==> flow/design.v <==
module ALU (
    input         clk,         
    input         rst,         
    input         i_vld,       
    input  [31:0] i_a,         
    input  [31:0] i_b,         
    input         opcode,      
    output reg [31:0] o_res,   
    output reg    o_res_vld,   
    output reg    overflow     
);
reg         i_vld_stage1;
reg [31:0]  i_a_stage1, i_b_stage1;
reg         opcode_stage1;
always @(posedge clk or posedge rst) begin
    if (rst) begin
        i_vld_stage1  <= 1'b0;
        i_a_stage1    <= 32'b0;
        i_b_stage1    <= 32'b0;
        opcode_stage1 <= 1'b0;
    end else begin
        i_vld_stage1  <= i_vld;
        i_a_stage1    <= i_a;
        i_b_stage1    <= i_b;
        opcode_stage1 <= opcode;
    end
end
reg         opcode_stage2, opcode_stage3, opcode_stage4;
always @(posedge clk or posedge rst) begin
    if (rst) begin
        opcode_stage2 <= 1'b0;
        opcode_stage3 <= 1'b0;
        opcode_stage4 <= 1'b0;
    end else begin
        opcode_stage2 <= opcode_stage1;
        opcode_stage3 <= opcode_stage2;
        opcode_stage4 <= opcode_stage3;
    end
end
wire [31:0] add_res, mul_res;
wire        add_vld, mul_vld;
wire        add_ovf,  mul_ovf;
adder_32bit adder_inst (
    .clk        (clk),
    .rst        (rst),
    .i_vld      (i_vld_stage1),
    .i_a        (i_a_stage1),
    .i_b        (i_b_stage1),
    .o_res      (add_res),
    .o_res_vld  (add_vld),
    .overflow   (add_ovf)
);
multiplier_32bit multiplier_inst (
    .clk        (clk),
    .rst        (rst),
    .i_vld      (i_vld_stage1),
    .i_a        (i_a_stage1),
    .i_b        (i_b_stage1),
    .o_res      (mul_res),
    .o_res_vld  (mul_vld),
    .overflow   (mul_ovf)
);
always @(posedge clk or posedge rst) begin
    if (rst) begin
        o_res     <= 32'b0;
        o_res_vld <= 1'b0;
        overflow  <= 1'b0;
    end else begin
        case (opcode_stage4)
            1'b0: begin   
                o_res     <= add_res;
                o_res_vld <= add_vld;
                overflow  <= add_ovf;
            end
            1'b1: begin   
                o_res     <= mul_res;
                o_res_vld <= mul_vld;
                overflow  <= mul_ovf;
            end
            default: begin
                o_res     <= 32'b0;
                o_res_vld <= 1'b0;
                overflow  <= 1'b0;
            end
        endcase
    end
end
endmodule
module adder_32bit (
    input         clk,
    input         rst,
    input  [31:0] i_a,
    input  [31:0] i_b,
    input         i_vld,
    output reg [31:0] o_res,
    output reg    o_res_vld,
    output reg    overflow
);
wire        sign_a, sign_b;
wire [7:0]  exp_a, exp_b;
wire [23:0] man_a, man_b;   
assign sign_a = i_a[31];
assign sign_b = i_b[31];
assign exp_a  = i_a[30:23];
assign exp_b  = i_b[30:23];
assign man_a = (exp_a == 8'b0) ? {1'b0, i_a[22:0]} : {1'b1, i_a[22:0]};
assign man_b = (exp_b == 8'b0) ? {1'b0, i_b[22:0]} : {1'b1, i_b[22:0]};
wire is_nan_a  = (exp_a == 8'hFF) && (|i_a[22:0]);
wire is_nan_b  = (exp_b == 8'hFF) && (|i_b[22:0]);
wire is_inf_a  = (exp_a == 8'hFF) && (i_a[22:0] == 23'b0);
wire is_inf_b  = (exp_b == 8'hFF) && (i_b[22:0] == 23'b0);
wire is_zero_a = (i_a[30:0] == 31'b0);
wire is_zero_b = (i_b[30:0] == 31'b0);
reg         i_vld_r;
reg         sign_a_r, sign_b_r;
reg  [7:0]  exp_a_r, exp_b_r;
reg  [23:0] man_a_r, man_b_r;
reg         is_nan_a_r, is_nan_b_r;
reg         is_inf_a_r, is_inf_b_r;
reg         is_zero_a_r, is_zero_b_r;
always @(posedge clk or posedge rst) begin
    if (rst) begin
        i_vld_r     <= 1'b0;
        sign_a_r    <= 1'b0; sign_b_r    <= 1'b0;
        exp_a_r     <= 8'b0; exp_b_r     <= 8'b0;
        man_a_r     <= 24'b0; man_b_r    <= 24'b0;
        is_nan_a_r  <= 1'b0; is_nan_b_r  <= 1'b0;
        is_inf_a_r  <= 1'b0; is_inf_b_r  <= 1'b0;
        is_zero_a_r <= 1'b0; is_zero_b_r <= 1'b0;
    end else begin
        i_vld_r     <= i_vld;
        sign_a_r    <= sign_a;    sign_b_r    <= sign_b;
        exp_a_r     <= exp_a;     exp_b_r     <= exp_b;
        man_a_r     <= man_a;     man_b_r     <= man_b;
        is_nan_a_r  <= is_nan_a;  is_nan_b_r  <= is_nan_b;
        is_inf_a_r  <= is_inf_a;  is_inf_b_r  <= is_inf_b;
        is_zero_a_r <= is_zero_a; is_zero_b_r <= is_zero_b;
    end
end
wire [7:0]  exp_diff;
wire [7:0]  shift_amt;
wire [23:0] man_a_aligned, man_b_aligned;
assign exp_diff = (exp_a_r > exp_b_r) ? (exp_a_r - exp_b_r) : (exp_b_r - exp_a_r);
assign shift_amt = (exp_diff > 8'd23) ? 8'd23 : exp_diff;   
assign man_a_aligned = (exp_a_r > exp_b_r) ? man_a_r : (man_a_r >> shift_amt);
assign man_b_aligned = (exp_a_r > exp_b_r) ? (man_b_r >> shift_amt) : man_b_r;
wire [7:0]  exp_larger = (exp_a_r > exp_b_r) ? exp_a_r : exp_b_r;
wire        op_add_sub;   
wire [24:0] sum_raw;      
wire        sign_sum;
assign op_add_sub = sign_a_r ^ sign_b_r;   
assign sum_raw = (sign_a_r == sign_b_r) ? 
                 {1'b0, man_a_aligned} + {1'b0, man_b_aligned} :   
                 (man_a_aligned >= man_b_aligned) ? 
                 {1'b0, man_a_aligned - man_b_aligned} :           
                 {1'b0, man_b_aligned - man_a_aligned};            
assign sign_sum = (sign_a_r == sign_b_r) ? sign_a_r :            
                  (man_a_aligned >= man_b_aligned) ? sign_a_r :  
                  sign_b_r;                                      
wire        add_nan = is_nan_a_r || is_nan_b_r ||
                      ((is_inf_a_r && is_inf_b_r) && (sign_a_r != sign_b_r));
reg         i_vld_r2;
reg [24:0]  sum_raw_r;
reg         sign_sum_r;
reg [7:0]   exp_larger_r;
reg         is_nan_r, is_inf_r, is_zero_r;
always @(posedge clk or posedge rst) begin
    if (rst) begin
        i_vld_r2    <= 1'b0;
        sum_raw_r   <= 25'b0;
        sign_sum_r  <= 1'b0;
        exp_larger_r <= 8'b0;
        is_nan_r    <= 1'b0;
        is_inf_r    <= 1'b0;
        is_zero_r   <= 1'b0;
    end else begin
        i_vld_r2    <= i_vld_r;
        sum_raw_r   <= sum_raw;
        sign_sum_r  <= sign_sum;
        exp_larger_r <= exp_larger;
        is_nan_r    <= add_nan;
        is_inf_r    <= (is_inf_a_r || is_inf_b_r) && !add_nan;
        is_zero_r   <= is_zero_a_r && is_zero_b_r;
    end
end
reg  [23:0] man_norm;
reg  [7:0]  exp_norm;
reg         overflow_norm;
always @(*) begin
    man_norm    = sum_raw_r[23:0];
    exp_norm    = exp_larger_r;
    overflow_norm = 1'b0;
    if (sum_raw_r[24:0] == 25'b0) begin
        man_norm = 24'b0;
        exp_norm = 8'b0;
    end
    else if (~sum_raw_r[24] && ~sum_raw_r[23]) begin   
        if (sum_raw_r[22]) begin
            man_norm = sum_raw_r[23:0] << 1;
            exp_norm = exp_larger_r - 1;
        end else if (sum_raw_r[21]) begin
            man_norm = sum_raw_r[23:0] << 2;
            exp_norm = exp_larger_r - 2;
        end else if (sum_raw_r[20]) begin
            man_norm = sum_raw_r[23:0] << 3;
            exp_norm = exp_larger_r - 3;
        end else if (sum_raw_r[19]) begin
            man_norm = sum_raw_r[23:0] << 4;
            exp_norm = exp_larger_r - 4;
        end else if (sum_raw_r[18]) begin
            man_norm = sum_raw_r[23:0] << 5;
            exp_norm = exp_larger_r - 5;
        end else if (sum_raw_r[17]) begin
            man_norm = sum_raw_r[23:0] << 6;
            exp_norm = exp_larger_r - 6;
        end else begin
            man_norm = sum_raw_r[23:0] << 7;
            exp_norm = exp_larger_r - 7;
        end
    end
    else if (sum_raw_r[24]) begin
        man_norm = sum_raw_r[24:1];
        exp_norm = exp_larger_r + 1;
        overflow_norm = (exp_norm == 8'hFF);   
    end
    if (exp_norm == 8'hFF) overflow_norm = 1'b1;
end
always @(posedge clk or posedge rst) begin
    if (rst) begin
        o_res     <= 32'b0;
        o_res_vld <= 1'b0;
        overflow  <= 1'b0;
    end else if (i_vld_r2) begin
        if (is_nan_r) begin
            o_res <= 32'h7FC0_0000;   
            overflow <= 1'b1;
        end
        else if (is_inf_r) begin
            o_res <= {sign_sum_r, 8'hFF, 23'b0};   
            overflow <= 1'b1;
        end
        else if (is_zero_r) begin
            o_res <= {sign_sum_r, 31'b0};   
            overflow <= 1'b0;
        end
        else if (overflow_norm) begin
            o_res <= {sign_sum_r, 8'hFF, 23'b0};   
            overflow <= 1'b1;
        end
        else begin
            o_res <= {sign_sum_r, exp_norm, man_norm[22:0]};
            overflow <= 1'b0;
        end
        o_res_vld <= 1'b1;
    end else begin
        o_res_vld <= 1'b0;
        o_res     <= 32'b0;
        overflow  <= 1'b0;
    end
end
endmodule
module multiplier_32bit (
    input         clk,
    input         rst,
    input  [31:0] i_a,
    input  [31:0] i_b,
    input         i_vld,
    output reg [31:0] o_res,
    output reg    o_res_vld,
    output reg    overflow
);
wire        sign_a, sign_b;
wire [7:0]  exp_a, exp_b;
wire [23:0] man_a, man_b;
assign sign_a = i_a[31];
assign sign_b = i_b[31];
assign exp_a  = i_a[30:23];
assign exp_b  = i_b[30:23];
assign man_a  = (exp_a == 8'b0) ? {1'b0, i_a[22:0]} : {1'b1, i_a[22:0]};
assign man_b  = (exp_b == 8'b0) ? {1'b0, i_b[22:0]} : {1'b1, i_b[22:0]};
wire is_nan_a  = (exp_a == 8'hFF) && (|i_a[22:0]);
wire is_nan_b  = (exp_b == 8'hFF) && (|i_b[22:0]);
wire is_inf_a  = (exp_a == 8'hFF) && (i_a[22:0] == 23'b0);
wire is_inf_b  = (exp_b == 8'hFF) && (i_b[22:0] == 23'b0);
wire is_zero_a = (i_a[30:0] == 31'b0);
wire is_zero_b = (i_b[30:0] == 31'b0);
reg         i_vld_r;
reg         sign_a_r, sign_b_r;
reg  [7:0]  exp_a_r, exp_b_r;
reg  [23:0] man_a_r, man_b_r;
reg         is_nan_a_r, is_nan_b_r;
reg         is_inf_a_r, is_inf_b_r;
reg         is_zero_a_r, is_zero_b_r;
always @(posedge clk or posedge rst) begin
    if (rst) begin
        i_vld_r     <= 1'b0;
        sign_a_r    <= 1'b0; sign_b_r    <= 1'b0;
        exp_a_r     <= 8'b0; exp_b_r     <= 8'b0;
        man_a_r     <= 24'b0; man_b_r    <= 24'b0;
        is_nan_a_r  <= 1'b0; is_nan_b_r  <= 1'b0;
        is_inf_a_r  <= 1'b0; is_inf_b_r  <= 1'b0;
        is_zero_a_r <= 1'b0; is_zero_b_r <= 1'b0;
    end else begin
        i_vld_r     <= i_vld;
        sign_a_r    <= sign_a;    sign_b_r    <= sign_b;
        exp_a_r     <= exp_a;     exp_b_r     <= exp_b;
        man_a_r     <= man_a;     man_b_r     <= man_b;
        is_nan_a_r  <= is_nan_a;  is_nan_b_r  <= is_nan_b;
        is_inf_a_r  <= is_inf_a;  is_inf_b_r  <= is_inf_b;
        is_zero_a_r <= is_zero_a; is_zero_b_r <= is_zero_b;
    end
end
wire [47:0] product_raw;   
wire        sign_res;
wire [7:0]  exp_raw;
wire [7:0]  exp_calc;
wire        overflow_calc;
wire [23:0] man_rounded;
wire [22:0] man_final;
assign sign_res = sign_a_r ^ sign_b_r;   
assign product_raw = man_a_r * man_b_r;  
assign exp_raw = exp_a_r + exp_b_r - 8'd127;
wire product_msb = product_raw[47];   
wire [47:0] product_shifted = product_msb ? product_raw >> 1 : product_raw;
assign exp_calc = product_msb ? exp_raw + 1 : exp_raw;
wire guard_bit    = product_shifted[23];
wire sticky_bit   = |product_shifted[22:0];
wire round_up     = guard_bit && (sticky_bit || product_shifted[24]);
assign man_rounded = product_shifted[47:24] + round_up;
wire carry_round = man_rounded[23];   
assign man_final = carry_round ? man_rounded[23:1] : man_rounded[22:0];
wire [7:0] exp_final = carry_round ? exp_calc + 1 : exp_calc;
assign overflow_calc = (exp_final == 8'hFF) || (exp_raw > 8'd254);
wire        mul_nan = is_nan_a_r || is_nan_b_r ||
                      ((is_inf_a_r && is_zero_b_r) || (is_zero_a_r && is_inf_b_r));
reg         i_vld_r2;
reg         sign_res_r;
reg [7:0]   exp_final_r;
reg [22:0]  man_final_r;
reg         overflow_calc_r;
reg         is_nan_r, is_inf_r, is_zero_r;
always @(posedge clk or posedge rst) begin
    if (rst) begin
        i_vld_r2        <= 1'b0;
        sign_res_r      <= 1'b0;
        exp_final_r     <= 8'b0;
        man_final_r     <= 23'b0;
        overflow_calc_r <= 1'b0;
        is_nan_r        <= 1'b0;
        is_inf_r        <= 1'b0;
        is_zero_r       <= 1'b0;
    end else begin
        i_vld_r2        <= i_vld_r;
        sign_res_r      <= sign_res;
        exp_final_r     <= exp_final;
        man_final_r     <= man_final;
        overflow_calc_r <= overflow_calc;
        is_nan_r        <= mul_nan;
        is_inf_r        <= (is_inf_a_r || is_inf_b_r) && !mul_nan;
        is_zero_r       <= is_zero_a_r || is_zero_b_r;
    end
end
always @(posedge clk or posedge rst) begin
    if (rst) begin
        o_res     <= 32'b0;
        o_res_vld <= 1'b0;
        overflow  <= 1'b0;
    end else if (i_vld_r2) begin
        if (is_nan_r) begin
            o_res <= 32'h7FC0_0000;   
            overflow <= 1'b1;
        end
        else if (is_inf_r) begin
            o_res <= {sign_res_r, 8'hFF, 23'b0};   
            overflow <= 1'b1;
        end
        else if (is_zero_r) begin
            o_res <= {sign_res_r, 31'b0};   
            overflow <= 1'b0;
        end
        else if (overflow_calc_r) begin
            o_res <= {sign_res_r, 8'hFF, 23'b0};   
            overflow <= 1'b1;
        end
        else begin
            o_res <= {sign_res_r, exp_final_r, man_final_r};
            overflow <= 1'b0;
        end
        o_res_vld <= 1'b1;
    end else begin
        o_res_vld <= 1'b0;
        o_res     <= 32'b0;
        overflow  <= 1'b0;
    end
end
endmodule
Step by step through the tools: ALU
What the tools print for ALU, step after step.
Line numbers count from 1 in the design file above.
Not given: n/a
Inputs
  top module: ALU
  clock: clk
  cell library: sky130hd
  timing corner: tt_025C_1v80

Word level
Counts by Yosys on the flattened word-level netlist (proc, flatten, opt, wreduce; memories kept). Register bits leave out memories and registers merged into their read ports (data or address); mux counts leave out enables and synchronous resets folded into registers. Print and check cells are left out. Cells with the same type and inputs are merged into one.
Storage and ports
  register bits: 317
  bits in latches: 0
  memory bits (writable): 0
  memory bits (read-only): 0
  clocked read ports x word width: 0
  memory cells: 0
  input port bits: 68
  word-level cells: 171
Cells by class
  add/subtract/negate cells: 18
  multiply operators: 1
  divide/modulo/power cells: 0
  $lt $le $gt $ge: 4
  equal/unequal tests: 7
  shift operators: 2
  mux-type cells: 60
  bitwise gates (word level): 4
  reduce/logical cells: 33
Operators with widths (number)
  multiplier 24 x 24 -> 48 bit: 1
  2-to-1 mux 23 bit: 10
  2-to-1 mux 31 bit: 6
  2-to-1 mux 32 bit: 4
  2-to-1 mux 24 bit: 5
  2-to-1 mux 8 bit: 14
  OR reduction 23 bit: 3
  case mux 32 bit (select 2 bit): 1
  zero test 31 bit: 2
  subtractor 24 bit: 2
  >> shifter 24 x 8 -> 24 bit: 2
  2-to-1 mux 47 bit: 1
  zero test 23 bit: 2
  equality test 8 bit with constant B: 5
  subtractor 8 x 3 -> 8 bit with constant B: 4
  adder 24 x 24 -> 25 bit: 1
  zero test 25 bit: 1
  2-to-1 mux 25 bit: 1
  adder 24 x 1 -> 24 bit: 1
  >= comparator 24 bit: 1
  adder 8 x 1 -> 8 bit with constant B: 3
  2-to-1 mux 1 bit: 17
  subtractor 8 x 2 -> 8 bit with constant B: 2
  subtractor 8 bit: 2
  zero test 8 bit: 2
  logical AND 1 bit: 13
  logical OR 1 bit: 8
  subtractor 8 x 1 -> 8 bit with constant B: 1
Other operator kinds: 11; their cells: 14.

Longest topological paths
Depth = most cells in a row (Yosys ltp): at word level without a register or memory, in the mapped netlist without a sequential cell, where the memories' decode and read muxes count.
Logic depth
  word-level depth: 16
  ABC_AREA: 0
  depth in mapped cells: 38
  gate-level depth less buffers: 33

Netlist
Yosys stat after the flow's synthesis: flattened, memories mapped to cells. It holds for the ABC_AREA given above (unset counts as 0); a run with the other value may have another netlist.
Mapped netlist
  standard cells after synthesis: 4469
  synthesis area: 39505.4 um2
  area of sequential cells: 7932.6 um2
  flip-flops: 317
Cells by type
  sky130_fd_sc_hd__fa_1: number 488, total area 9769.37 um2
  sky130_fd_sc_hd__dfrtp_1: number 317, total area 7.93E+03 um2
  sky130_fd_sc_hd__ha_1: number 289, total area 3.62E+03 um2
  sky130_fd_sc_hd__inv_1: number 659, total area 2.47E+03 um2
  sky130_fd_sc_hd__and2_1: number 318, total area 1.99E+03 um2
  sky130_fd_sc_hd__nand2_1: number 528, total area 1.98E+03 um2
  sky130_fd_sc_hd__a21oi_1: number 209, total area 1.05E+03 um2
  sky130_fd_sc_hd__o21ai_0: number 177, total area 885.85 um2
  sky130_fd_sc_hd__clkbuf_1: number 235, total area 882.096 um2
  sky130_fd_sc_hd__nor2_1: number 217, total area 814.531 um2
  sky130_fd_sc_hd__mux2i_1: number 74, total area 740.71 um2
  sky130_fd_sc_hd__xnor2_1: number 83, total area 726.947 um2
  sky130_fd_sc_hd__mux2_2: number 53, total area 596.822 um2
  sky130_fd_sc_hd__a211oi_1: number 75, total area 563.04 um2
  sky130_fd_sc_hd__a21o_1: number 49, total area 367.853 um2
  sky130_fd_sc_hd__a22oi_1: number 41, total area 307.795 um2
  sky130_fd_sc_hd__o211ai_1: number 36, total area 270.259 um2
  sky130_fd_sc_hd__xor2_1: number 29, total area 253.994 um2
Other cell types: 89; their cells: 592.
By module: a second synthesis without flattening, with its own total; a netlist apart from the flattened one above.
Second synthesis, totals
  cells (unflattened synthesis): 4636
  area (unflattened synthesis): 42240.5 um2
Rows give one instance, submodules left out.
By module
  multiplier_32bit: times used 1, cells 2795, area 25737.2 um2, seq. area 3603.5 um2
  adder_32bit: times used 1, cells 1699, area 13355.3 um2, seq. area 3628.5 um2
  ALU: times used 1, cells 142, area 3148.0 um2, seq. area 2577.5 um2

Path before layout
OpenSTA on the mapped netlist: ideal clock, no wires. The path of least setup slack (recovery checks aside). Input and output delay are each 20% of the period. Register names are those of the netlist, which keeps one name where synthesis merged equal registers.
Path post-synthesis
  path type: reg2reg
  start point: reg (no name shown)
  end point: reg multiplier_inst.man_final_r[17]
  clock period: 9.0 ns
  library setup time: 0.138 ns
  arrival time: 8.804 ns
  path slack: 0.058 ns
  delay of the path: 8.942 ns
  stages: 37
  path buffers: 6
  synthesis period reached: 8.942 ns
"delay of the path" is the arrival time less input delay plus setup time.
"stages": output pins that drive a net of the path, with the launching flip-flop's if there is one; two outputs of one cell count as two.
"synthesis period reached" = period - worst setup slack (recovery checks aside). The figure is calculated, with input and output delays left at 20% of the set period.
Between the ends stands the longest chain of elaborated cells between them, by number of cells; it is not shown to be the way that was timed. Of several equally long chains one is given.
Each line given opens the expression or statement behind the cell; cells for indexed reads and writes are added by Yosys, which also makes memories of some case tables.
On the way, post-synthesis
  cells stage by stage: sky130_fd_sc_hd__dfrtp_1 -> sky130_fd_sc_hd__clkbuf_1 -> sky130_fd_sc_hd__clkbuf_1 -> sky130_fd_sc_hd__nand2_1 -> sky130_fd_sc_hd__fa_1 -> sky130_fd_sc_hd__inv_1 -> sky130_fd_sc_hd__fa_1 -> sky130_fd_sc_hd__inv_1 -> sky130_fd_sc_hd__fa_1 -> sky130_fd_sc_hd__fa_1 -> sky130_fd_sc_hd__inv_1 -> sky130_fd_sc_hd__fa_1 -> sky130_fd_sc_hd__fa_1 -> sky130_fd_sc_hd__inv_1 -> sky130_fd_sc_hd__fa_1 -> sky130_fd_sc_hd__inv_1 -> sky130_fd_sc_hd__ha_1 -> sky130_fd_sc_hd__buf_2 -> sky130_fd_sc_hd__and3_1 -> sky130_fd_sc_hd__and2_1 -> sky130_fd_sc_hd__and3_1 -> sky130_fd_sc_hd__o2111a_1 -> sky130_fd_sc_hd__nor4_4 -> sky130_fd_sc_hd__nor3_1 -> sky130_fd_sc_hd__o21ai_2 -> sky130_fd_sc_hd__clkbuf_1 -> sky130_fd_sc_hd__clkbuf_1 -> sky130_fd_sc_hd__buf_1 -> sky130_fd_sc_hd__nor2_1 -> sky130_fd_sc_hd__a21oi_1 -> sky130_fd_sc_hd__ha_1 -> sky130_fd_sc_hd__o2111a_1 -> sky130_fd_sc_hd__o2111ai_1 -> sky130_fd_sc_hd__nor4b_1 -> sky130_fd_sc_hd__o32ai_1 -> sky130_fd_sc_hd__nand2_1 -> sky130_fd_sc_hd__o211ai_1
  length of the longest elaborated chain: 7
  elaborated cells on any way between the ends: 7
  source lines of those cells: 6
  classes of those cells: add/sub: 1; mul: 1; mux: 2; reduce/logical: 3
RTL lines, path post-synthesis
  multiplier 24 x 24 -> 48 bit: line 321
  2-to-1 mux 47 bit: line 324
  OR reduction 23 bit: line 327
  logical OR 1 bit: line 328
  logical AND 1 bit: line 328
  adder 24 x 1 -> 24 bit: line 329
  2-to-1 mux 23 bit: line 331  | assign man_final = carry_round ? man_rounded[23:1] : man_rounded[22:0];
  end, assigned: line 347  | man_final_r     <= 23'b0;
  end, assigned: line 356  | man_final_r     <= man_final;
  end, declared: line 339  | reg [22:0]  man_final_r;

Timing after layout
Path of least setup slack in the final report of flow run 1 (OpenROAD, finished layout, wires in). Where an end is a register, its clock arrival counts in the times.
Path post-layout
  path type: reg2reg
  start point: reg (no name shown)
  end point: reg adder_inst.sum_raw_r[10]
  clock period: 8.8 ns
  library setup time: 0.14 ns
  arrival time: 8.94 ns
  path slack: 0.30 ns
  stages: 29
  path buffers: 4
Between the ends stands the longest chain of elaborated cells between them, by number of cells; it is not shown to be the way that was timed. Of several equally long chains one is given.
On the way, post-layout
  cells stage by stage: sky130_fd_sc_hd__dfrtp_1 -> sky130_fd_sc_hd__inv_1 -> sky130_fd_sc_hd__ha_1 -> sky130_fd_sc_hd__inv_1 -> sky130_fd_sc_hd__fa_1 -> sky130_fd_sc_hd__a21o_1 -> sky130_fd_sc_hd__a21oi_1 -> sky130_fd_sc_hd__o21ai_1 -> sky130_fd_sc_hd__a21oi_4 -> sky130_fd_sc_hd__mux2_1 -> sky130_fd_sc_hd__o221ai_4 -> sky130_fd_sc_hd__xor2_4 -> sky130_fd_sc_hd__buf_6 -> sky130_fd_sc_hd__or3_1 -> sky130_fd_sc_hd__buf_4 -> sky130_fd_sc_hd__or4_1 -> sky130_fd_sc_hd__o211ai_1 -> sky130_fd_sc_hd__mux2_2 -> sky130_fd_sc_hd__ha_1 -> sky130_fd_sc_hd__or4_1 -> sky130_fd_sc_hd__nor2_1 -> sky130_fd_sc_hd__o211ai_1 -> sky130_fd_sc_hd__a21oi_4 -> sky130_fd_sc_hd__buf_4 -> sky130_fd_sc_hd__buf_4 -> sky130_fd_sc_hd__nor3_1 -> sky130_fd_sc_hd__a311oi_1 -> sky130_fd_sc_hd__a31oi_1 -> sky130_fd_sc_hd__xnor2_1
  length of the longest elaborated chain: 9
  elaborated cells on any way between the ends: 16
  classes of those cells: add/sub: 5; compare: 3; shift: 2; mux: 6
RTL lines, path post-layout
  subtractor 8 bit: line 143  | assign exp_diff = (exp_a_r > exp_b_r) ? (exp_a_r - exp_b_r) : (exp_b_r - exp_a_r);
  2-to-1 mux 8 bit: line 143
  > comparator 8 x 5 -> 1 bit: line 144  | assign shift_amt = (exp_diff > 8'd23) ? 8'd23 : exp_diff;
  2-to-1 mux 8 bit: line 144
  >> shifter 24 x 8 -> 24 bit: line 146  | assign man_b_aligned = (exp_a_r > exp_b_r) ? (man_b_r >> shift_amt) : man_b_r;
  2-to-1 mux 24 bit: line 146
  subtractor 24 bit: line 156  | {1'b0, man_b_aligned - man_a_aligned};
  2-to-1 mux 24 bit: line 154  | (man_a_aligned >= man_b_aligned) ?
  2-to-1 mux 25 bit: line 152  | assign sum_raw = (sign_a_r == sign_b_r) ?
  end, assigned: line 170  | sum_raw_r   <= 25'b0;
  end, assigned: line 178  | sum_raw_r   <= sum_raw;
  end, declared: line 163  | reg [24:0]  sum_raw_r;

--- measured runs ---
Measured results for ALU: 3 stored runs of the Yosys and OpenROAD flow on sky130hd. The settings differ; the order carries no meaning. The constraints put input and output delay at 20% of the set period each and load the outputs with 0.01 pF.
"achieved clock period" = clock period - worst setup slack. The figure is calculated, with input and output delays left at 20% of the set period.
By "worst setup path time" is meant the share of the clock period that the worst setup path is allowed (20% is reserved at inputs, 20% at outputs), minus its slack. Clock arrival times at its registers enter into it.

Flow run 1
==> flow/run.sh <==
#!/bin/bash
# the make line also repeats the synthesis and layout settings of config.mk as NAME=value (left out here)
make -C /OpenROAD-flow-scripts/flow DESIGN_CONFIG=/design/flow/config.mk WORK_HOME=/design/flow/orfs CLKGATE_MAP_FILE= finish
==> flow/config.mk <==
export PLATFORM = sky130hd
export DESIGN_NAME = ALU
export DESIGN_NICKNAME = ALU
export VERILOG_FILES = /design/flow/design.v
export SDC_FILE = /design/flow/constraint.sdc
export NUM_CORES = 4
export LEC_CHECK = 0
export CAP_MARGIN = 20
export CORE_MARGIN = 2
export CORE_UTILIZATION = 40
export PLACE_DENSITY = 0.6
export SLEW_MARGIN = 20
==> flow/constraint.sdc <==
create_clock -name core_clock -period 8.8 [get_ports {clk}]
set_input_delay 1.7600 -clock core_clock [delete_from_list [all_inputs] [get_ports {clk}]]
set_output_delay 1.7600 -clock core_clock [all_outputs]
set_load 0.01 [all_outputs]

==> results of flow run 1 <==
chip area after synthesis (Yosys): 39,505.4 um2
die area: 101,293.0 um2
standard-cell area of the final layout: 44,216.2 um2
worst setup slack after layout: 0.299 ns
total negative slack: 0.000 ns
achieved clock period: 8.501 ns
worst setup path time: 8.50 ns
worst setup path kind: reg2reg

Flow run 2
==> flow/run.sh <==
#!/bin/bash
# the make line also repeats the synthesis and layout settings of config.mk as NAME=value (left out here)
make -C /OpenROAD-flow-scripts/flow DESIGN_CONFIG=/design/flow/config.mk WORK_HOME=/design/flow/orfs CLKGATE_MAP_FILE= finish
==> flow/config.mk <==
export PLATFORM = sky130hd
export DESIGN_NAME = ALU
export DESIGN_NICKNAME = ALU
export VERILOG_FILES = /design/flow/design.v
export SDC_FILE = /design/flow/constraint.sdc
export NUM_CORES = 4
export LEC_CHECK = 0
export ABC_AREA = 1
export CAP_MARGIN = 20
export CELL_PAD_IN_SITES_GLOBAL_PLACEMENT = 3
export CORE_MARGIN = 2
export CORE_UTILIZATION = 62
export CTS_CLUSTER_SIZE = 17
export GPL_ROUTABILITY_DRIVEN = 1
export GPL_TIMING_DRIVEN = 1
export MAX_ROUTING_LAYER = met4
export MIN_ROUTING_LAYER = met2
export PLACE_DENSITY_LB_ADDON = 0.1
export SLEW_MARGIN = 20
export TNS_END_PERCENT = 85
==> flow/constraint.sdc <==
create_clock -name core_clock -period 10.9 [get_ports {clk}]
set_input_delay 2.1800 -clock core_clock [delete_from_list [all_inputs] [get_ports {clk}]]
set_output_delay 2.1800 -clock core_clock [all_outputs]
set_load 0.01 [all_outputs]

==> results of flow run 2 <==
did not finish, placement stopped with FLW-0024

Flow run 3
==> flow/run.sh <==
#!/bin/bash
# the make line also repeats the synthesis and layout settings of config.mk as NAME=value (left out here)
make -C /OpenROAD-flow-scripts/flow DESIGN_CONFIG=/design/flow/config.mk WORK_HOME=/design/flow/orfs CLKGATE_MAP_FILE= finish
==> flow/config.mk <==
export PLATFORM = sky130hd
export DESIGN_NAME = ALU
export DESIGN_NICKNAME = ALU
export VERILOG_FILES = /design/flow/design.v
export SDC_FILE = /design/flow/constraint.sdc
export NUM_CORES = 4
export LEC_CHECK = 0
export ABC_AREA = 1
export CAP_MARGIN = 20
export CELL_PAD_IN_SITES_GLOBAL_PLACEMENT = 1
export CORE_ASPECT_RATIO = 1.09
export CORE_MARGIN = 2
export CORE_UTILIZATION = 37
export CTS_CLUSTER_DIAMETER = 175
export GPL_ROUTABILITY_DRIVEN = 1
export GPL_TIMING_DRIVEN = 0
export HOLD_SLACK_MARGIN = 0.24
export MAX_ROUTING_LAYER = met4
export MIN_ROUTING_LAYER = met2
export SETUP_SLACK_MARGIN = 0.96
export SLEW_MARGIN = 15
==> flow/constraint.sdc <==
create_clock -name core_clock -period 9.0 [get_ports {clk}]
set_input_delay 1.8000 -clock core_clock [delete_from_list [all_inputs] [get_ports {clk}]]
set_output_delay 1.8000 -clock core_clock [all_outputs]
set_load 0.01 [all_outputs]

==> results of flow run 3 <==
chip area after synthesis (Yosys): 41,649.9 um2
die area: 115,269.0 um2
standard-cell area of the final layout: 49,219.7 um2
worst setup slack after layout: 0.990 ns
total negative slack: 0.000 ns
achieved clock period: 8.010 ns
worst setup path time: 8.01 ns
worst setup path kind: reg2reg
--- end ---
